==> flow/design.v <==
module finalproject(clk, rst, rows, LEDs, columns, signalout, ss1, ss2, ss3, ss4, ss5, ss6);
input [3:0] rows;  
input clk;  
input rst;  
output [9:0] LEDs;  
output [3:0] columns;  
output signalout;  
output [6:0] ss1, ss2, ss3, ss4, ss5, ss6;  
wire [31:0] countlow, counthigh;  
keypadwithtones kwt(.rows(rows), .clk(clk), .rst(rst), .LEDs(LEDs), .columns(columns), .countlow(countlow), .counthigh(counthigh));
rotatingdisplay rd(.clk(clk), .rst(rst), .ss1(ss1), .ss2(ss2), .ss3(ss3), .ss4(ss4), .ss5(ss5), .ss6(ss6));
toneprocessor tp(.clk(clk), .rst(rst), .countlow(countlow), .counthigh(counthigh), .signalout(signalout));
endmodule
module keypadwithtones(rows, clk, rst, LEDs, columns, countlow, counthigh);
input [3:0] rows; 
input clk;
input rst;
output [9:0] LEDs;
reg [9:0] LEDs;
output [3:0] columns;
reg [3:0] columns;
reg[2:0] progress, colprogress;   
reg [3:0] val1, val2;  
reg [15:0] button1, button2;  
reg [31:0] counter;  
output [31:0] countlow, counthigh;
reg [31:0] countlow, counthigh;
always @(posedge clk) begin  
if (rst) begin
LEDs = 10'b00_0000_0000;   
progress = 3'b000;  
colprogress = 3'b000;  
counter = 0;  
columns = 4'b1110;  
val1 = 4'b0000;
val2 = 4'b0000;
button1 = 16'h0000;
button2 = 16'h0000;
countlow = 1136;  
counthigh = 2272;
end else begin
case(progress) 
3'b000: begin  
case(columns)  
4'b1110: begin 
val1 = ~rows;  
button1 = val1;
columns = 4'b1101;  
end
4'b1101: begin
val1 = ~rows;  
button1 = button1 << 4;  
button1 = button1 + val1;  
columns = 4'b1011;  
end
4'b1011: begin 
val1 = ~rows;  
button1 = button1 << 4;  
button1 = button1 + val1;  
columns = 4'b0111;  
end
4'b0111: begin
val1 = ~rows;  
button1 = button1 << 4;  
button1 = button1 + val1;  
columns = 4'b1110;  
progress = 3'b001;  
end
endcase
end
3'b001: begin   
counter = counter + 1'b1;
if (counter >= 500) begin   
case(columns)  
4'b1110: begin
val2 = ~rows;
button2 = val2;
columns = 4'b1101;
end
4'b1101: begin
val2 = ~rows;
button2 = button2 << 4;
button2 = button2 + val2;
columns = 4'b1011;
end
4'b1011: begin
val2 = ~rows;
button2 = button2 << 4;
button2 = button2 + val2;
columns = 4'b0111;
end
4'b0111: begin
val2 = ~rows;
button2 = button2 << 4;
button2 = button2 + val2;
columns = 4'b1110;
counter = 0;
progress = 3'b010;
end
endcase
end
end
3'b010: begin   
if ((button1 == button2) && (button1 != 16'h0000)) begin  
case(button1)  
	16'h80: begin  
	countlow = 1136;
   counthigh = 2272;
	end
	16'h1: begin  
	LEDs = LEDs + 1'b1;
	countlow = 47755;
	counthigh = 95510;
	end
	16'h10: begin  
	LEDs = LEDs + 2'b10;
		countlow = 42565;
		counthigh = 85131;
	end
	16'h100: begin  
	LEDs = LEDs + 2'b11;
		countlow = 37921;
		counthigh = 75842;
	end
	16'h2: begin  
	LEDs = LEDs + 3'b100;
	countlow = 35803;
   counthigh = 71606;
	end
	16'h20: begin  
	LEDs = LEDs + 3'b101;
		countlow = 31888;
		counthigh = 63776;
	end
	16'h200: begin  
	LEDs = LEDs + 3'b110;
		countlow = 28409;
		counthigh = 56818;
	end
	16'h4: begin  
	LEDs = LEDs + 3'b111;
		countlow = 25390;
		counthigh = 50619;
	end
	16'h40: begin  
	LEDs = LEDs + 4'b1000;
		countlow = 23889;
		counthigh = 47778;
	end
	16'h400: begin  
	LEDs = LEDs + 4'b1001;
		countlow = 21282;
		counthigh = 42564;
	end
	16'h1000: begin  
	LEDs = LEDs + 4'b1010;
		countlow = 18960;
		counthigh = 37921;
	end
	16'h2000: begin  
	LEDs = LEDs + 4'b1011;
		countlow = 17896;
		counthigh = 35793;
	end
	16'h4000: begin  
	LEDs = LEDs + 4'b1100;
		countlow = 15943;
		counthigh = 31887;
	end
	16'h8000: begin  
	LEDs = LEDs + 4'b1101;
		countlow = 14204;
		counthigh = 28409;
	end
	16'h8: begin  
	LEDs = LEDs + 4'b1110;
		countlow = 12651;
		counthigh = 25303;
	end
	16'h800: begin  
	LEDs = LEDs + 4'b1111;
		countlow = 11944;
		counthigh = 23889;
	end
	endcase
progress = 3'b011;  
end else progress = 3'b000;  
end
3'b011: begin
counter = counter + 1'b1;
if (counter >= 5000) begin  
case(columns)  
4'b1110: begin
val2 = ~rows;
button2 = val2;
columns = 4'b1101;
end
4'b1101: begin
val2 = ~rows;
button2 = button2 << 4;
button2 = button2 + val2;
columns = 4'b1011;
end
4'b1011: begin
val2 = ~rows;
button2 = button2 << 4;
button2 = button2 + val2;
columns = 4'b0111;
end
4'b0111: begin
val2 = ~rows;
button2 = button2 << 4;
button2 = button2 + val2;
columns = 4'b1110;
counter = 0;
progress = 3'b100;
end
endcase
end
end
3'b100: begin
if (button2 == 16'h0000) begin  
progress = 3'b000;  
countlow = 1136;  
counthigh = 2272;
end else progress = 3'b011;  
end
endcase 
end
end
endmodule 
module toneprocessor(clk, rst, countlow, counthigh, signalout);
output signalout;
reg signalout;
input clk;
input rst;
input [31:0] countlow, counthigh;
reg [31:0] onesecond, mycounter;
reg [3:0] progress;
always@(posedge clk) begin
if (rst) begin
signalout=0;  
onesecond = 100000000;  
mycounter = 0;  
progress = 4'b0000;  
end else begin
case(progress)
default: begin              
			end
4'b0000: begin
	mycounter = mycounter + 1'b1;  
	if (mycounter < countlow) begin  
	signalout = 0;  
	end
	else begin
	progress = 4'b0001;  
	end
end
4'b0001: begin
	mycounter = mycounter + 1'b1;  
	if ((mycounter >= countlow) && (mycounter < counthigh)) begin 
	signalout = 1;  
	end
	else begin
	progress = 4'b0010;  
	end
end
4'b0010: begin
	mycounter = mycounter + 1'b1;  
	if (mycounter >= counthigh) begin  
	signalout = 0;  
	mycounter = 0;  
	end
	else begin
	progress = 4'b0000;  
	end
end
endcase
end
end
endmodule 
module rotatingdisplay(clk, rst, ss1, ss2, ss3, ss4, ss5, ss6);
input clk;  
input rst;
output reg [6:0] ss1, ss2, ss3, ss4, ss5, ss6;  
reg [31:0] counter;  
reg [6:0] g,e,r1,r2,i,f1,o,x,f2,a,l1,l2,two1,zero1,two2,zero2,start;  
always @(posedge clk) begin  
if (rst) begin
counter = 0;
start = 7'b0000000;
ss1 = 7'hFF;
ss2 = 7'hFF;
ss3 = 7'hFF;
ss4 = 7'hFF;
ss5 = 7'hFF;
ss6 = 7'hFF;
g = 7'b0010000;
e = 7'b0000110;
r1 = 7'b1001110;
r2 = 7'b1001110;
i = 7'b1111001;
f1 = 7'b0001110;
o = 7'b1000000;
x = 7'b0001001;
f2 = 7'b0001110;
a = 7'b0001000;
l1 = 7'b1000111;
l2 = 7'b1000111;
two1 = 7'b0100100;
zero1 = 7'b1000000;
two2 = 7'b0100100;
zero2 = 7'b1000000;
end else begin
counter = counter + 1'b1;
if (counter >= 50000) begin  
counter = 0;  
ss6 = ss5;
ss5 = ss4;
ss4 = ss3;
ss3 = ss2;
ss2 = ss1;
ss1 = g;  
start = g;
g = e;
e = r1;
r1 = r2;
r2 = i;
i = f1;
f1 = o;
o = x;
x = f2;
f2 = a;
a = l1;
l1 = l2;
l2 = two1;
two1 = zero1;
zero1 = two2;
two2 = zero2;
zero2 = start;
end
end
end
endmodule
* Tool chain data of finalproject *
Tool output for the design above, in the order of the flow.
Lines are those of the file above, counted from 1.
Operators carry their Yosys type and port widths (W data, S select, Z words).
Not given: -

set-up
  design top = finalproject
  clock input = clk
  library = sky130hd
  timing corner = tt_025C_1v80

* Word level *
Counts by Yosys on the flattened word-level netlist (proc, flatten, opt, wreduce; memories kept). Register bits leave out memories and registers merged into their read ports (data or address). Print and check cells are left out.

bit counts
  register bits = 368
  input bits = 6
  output and inout port bits = 57

operators by class
  add/sub/neg operators = 20
  magnitude comparators = 7
  equal/unequal tests = 41
  mux-type cells = 40
  bitwise logic cells = 1
  reduce/logical cells = 25

operators with widths
  cell                     count
  $pmux W32 S16            2
  $pmux W32 S2             4
  $mux W32                 8
  $pmux W10 S15            1
  $add A32 B1 Y32 const B  3
  $pmux W16 S2             3
  $add A10 B4 Y10 const B  8
  $ge A32 B32 Y1           2
  $lt A32 B32 Y1           2
  $add A10 B3 Y10 const B  4
  $add A16 B4 Y16          2
  $ge A32 B13 Y1 const B   1
  $ge A32 B16 Y1 const B   1
  $ge A32 B9 Y1 const B    1
  $mux W16                 2
  $pmux W4 S3              2
  $add A10 B2 Y10 const B  2
  $ne A2 B1 Y1 const B     10
  $mux W4                  5
  $ne A17 B1 Y1 const B    1
  $eq A16 B1 Y1 const B    1
  $eq A16 B10 Y1 const B   1
  $eq A16 B11 Y1 const B   1
  $eq A16 B12 Y1 const B   1
  $eq A16 B13 Y1 const B   1
  $eq A16 B14 Y1 const B   1
  $eq A16 B15 Y1 const B   1
  $eq A16 B16 Y1           1

Not listed: further kinds 40, cells in them 62.

* Longest topological paths *
Depth = most cells in a row (Yosys ltp): at word level without a register or memory, in the mapped netlist without a sequential cell, where the memories' decode and read muxes count.

depth
  depth in word-level cells = 5
  ABC_AREA = 1
  gate-level depth with buffers = 20
  depth with buffers taken out = 20

* After synthesis *
Source: synth_stat.txt of the flow (Yosys; design flattened, memories mapped). It holds for the ABC_AREA given above (unset counts as 0); a run with the other value may have another netlist.

mapped netlist
  cell count = 2744
  chip area (Yosys) = 18330.1 um^2
  sequential area = 6566.3 um^2
  flip-flop cells = 328
  buffer cells = 123

cell types
  cell                       count
  sky130_fd_sc_hd__dfxtp_1   328
  sky130_fd_sc_hd__nand2_1   762
  sky130_fd_sc_hd__nor2_1    366
  sky130_fd_sc_hd__nand3_1   244
  sky130_fd_sc_hd__inv_1     272
  sky130_fd_sc_hd__nand4_1   137
  sky130_fd_sc_hd__a21oi_1   118
  sky130_fd_sc_hd__ha_1      45
  sky130_fd_sc_hd__xor2_1    44
  sky130_fd_sc_hd__buf_2     56
  sky130_fd_sc_hd__xnor2_1   30
  sky130_fd_sc_hd__nand3_2   23
  sky130_fd_sc_hd__nor2_4    15
  sky130_fd_sc_hd__nor3_1    32
  sky130_fd_sc_hd__o21ai_0   32
  sky130_fd_sc_hd__clkbuf_1  42
  sky130_fd_sc_hd__nor2_2    22
  sky130_fd_sc_hd__nor4_1    17

Other cell types: 36; their cells: 159.

* Worst setup path after synthesis *
OpenSTA on the mapped netlist: ideal clock, no wires. The path of least setup slack (recovery checks aside). Input and output delay are each 20% of the period. Register names are those of the netlist, which keeps one name where synthesis merged equal registers.

timing after synthesis
  path kind = in2reg
  start point = input rst
  end point = register kwt.countlow[10]
  period = 10.0 ns
  input delay = 2.000 ns
  arrival = 3.020 ns
  required time = 9.862 ns
  path slack = 6.842 ns
  delay of the path = 1.158 ns
  stages on the path = 5
  buffers on the path = 3
  period reached after synthesis = 3.158 ns

"delay of the path" = arrival - input delay + setup time.
"stages on the path" counts driving pins, that of a launching flip-flop among them; a cell with two outputs on the path counts twice.
"period reached after synthesis" is the clock period less the worst setup slack; recovery checks do not enter. This is arithmetic on one report: input and output delays are still those of the set period (20% each).
At most two assigning lines are given for a register; there are more.

between the ends, after synthesis
  cells stage by stage = sky130_fd_sc_hd__inv_1 > sky130_fd_sc_hd__clkbuf_1 > sky130_fd_sc_hd__clkbuf_1 > sky130_fd_sc_hd__clkbuf_1 > sky130_fd_sc_hd__o211ai_1
  cells in the longest elaborated chain = 0
  elaborated cells on any way between the ends = 0
  RTL lines with such cells = 0

RTL lines, path after synthesis
  what                RTL line  text
  start: declaration  4         input rst;
  end: assignment     39        countlow = 1136;
  end: assignment     107       countlow = 1136;
  end: declaration    26        output [31:0] countlow, counthigh;

* Timing after layout *
From the final timing report of flow run 1: the path of least setup slack in the routed layout; clock arrival at registers is part of the times.

timing after layout
  path kind = reg2reg
  start point = register tp.mycounter[0]
  end point = register tp.mycounter[7]
  period = 3.09 ns
  arrival = 3.47 ns
  required time = 3.58 ns
  path slack = 0.11 ns
  stages on the path = 20
  buffers on the path = 0

The rows between start and end are the longest chain of elaborated cells between them; the timing report does not say that the signal goes this way. Where chains are equally long, one stands for them.
A line is the first line of the expression or statement that the cell stems from. Yosys adds cells for indexed reads and writes and turns some case tables into memories.
At most two assigning lines are given for a register; there are more.

between the ends, after layout
  cells stage by stage = sky130_fd_sc_hd__dfxtp_4 > sky130_fd_sc_hd__ha_4 > sky130_fd_sc_hd__nand2_1 > sky130_fd_sc_hd__nor2_4 > sky130_fd_sc_hd__nand2_4 > sky130_fd_sc_hd__nor2_4 > sky130_fd_sc_hd__xor2_4 > sky130_fd_sc_hd__ha_4 > sky130_fd_sc_hd__nand2_2 > sky130_fd_sc_hd__or2_2 > sky130_fd_sc_hd__nand2_1 > sky130_fd_sc_hd__a31oi_1 > sky130_fd_sc_hd__nand2_1 > sky130_fd_sc_hd__inv_1 > sky130_fd_sc_hd__nor2_1 > sky130_fd_sc_hd__nor2_2 > sky130_fd_sc_hd__nand2_4 > sky130_fd_sc_hd__nand2_8 > sky130_fd_sc_hd__nand3_1 > sky130_fd_sc_hd__a21oi_1
  cells in the longest elaborated chain = 4
  elaborated cells on any way between the ends = 4

RTL lines, path after layout
  what                RTL line  text
  start: declaration  238       reg [31:0] onesecond, mycounter;
  start: assignment   251       mycounter = mycounter + 1'b1;
  start: assignment   260       mycounter = mycounter + 1'b1;
  $add A32 B1 Y32     269       mycounter = mycounter + 1'b1;
  $ge A32 B32 Y1      270       if (mycounter >= counthigh) begin
  $mux W32            270
  $pmux W32 S2        247       case(progress)
  end: assignment     251
  end: assignment     260
  end: declaration    238

finalproject through Yosys and OpenROAD on sky130hd: 4 stored runs, unordered, with their settings and measured results. The constraints put input and output delay at 20% of the set period each and load the outputs with 0.01 pF.
"clock period achieved" means the clock period less the worst setup slack. The figure is calculated, with input and output delays left at 20% of the set period.
"worst path time" = time allowed to the worst setup path (clock period - input delay - output delay, where it has them) - its slack; a late launch clock adds to it, a late capture clock takes from it.
By "total power after layout" is meant OpenSTA's value without simulated activity: inputs other than the clock are taken to toggle once in ten clock periods, and the tool carries that through the logic.
Among the settings, n/a means not set for that run.

name                                           flow run 1  flow run 2  flow run 3  flow run 4
ABC_AREA                                       1           n/a         1           n/a
CELL_PAD_IN_SITES_DETAIL_PLACEMENT             1           n/a         n/a         n/a
CELL_PAD_IN_SITES_GLOBAL_PLACEMENT             3           n/a         2           n/a
CORE_ASPECT_RATIO                              1.07        0.51        1.07        n/a
CORE_UTILIZATION                               40          58          40          40
CTS_CLUSTER_DIAMETER                           299         102         n/a         n/a
GPL_ROUTABILITY_DRIVEN                         0           n/a         n/a         n/a
HOLD_SLACK_MARGIN                              0.08        0.27        0.08        n/a
PLACE_DENSITY                                  0.49        n/a         n/a         n/a
period_ns                                      3.09        5.95        2.95        10.0
CAP_MARGIN                                     20          20          20          20
CORE_MARGIN                                    2           10          2           2
SLEW_MARGIN                                    20          5           20          20
GPL_TIMING_DRIVEN                              n/a         0           n/a         n/a
PLACE_DENSITY_LB_ADDON                         n/a         0.18        n/a         n/a
setup total negative slack (ns)                0.000       0.000       0.000       0.000
cell area after synthesis (um^2)               18330.1     16648.5     18330.1     16648.5
setup slack of the worst path (ns)             0.108       0.670       0.108       5.623
clock period achieved (ns)                     2.982       5.280       2.842       4.377
overall die area (um^2)                        47554.4     36268.3     47554.4     43268.2
utilization of the finished layout (%)         47.2        66.7        48.0        46.0
worst path time (ns)                           2.98        5.28        2.84        4.38
critical path type                             reg2reg     reg2reg     reg2reg     reg2reg
total power after layout (µW)                  11160       5367        11864       3221
lowest hold slack (ns)                         0.448       0.466       0.450       0.451
standard-cell area of the final layout (um^2)  21468.1     18904.4     21838.4     18811.8
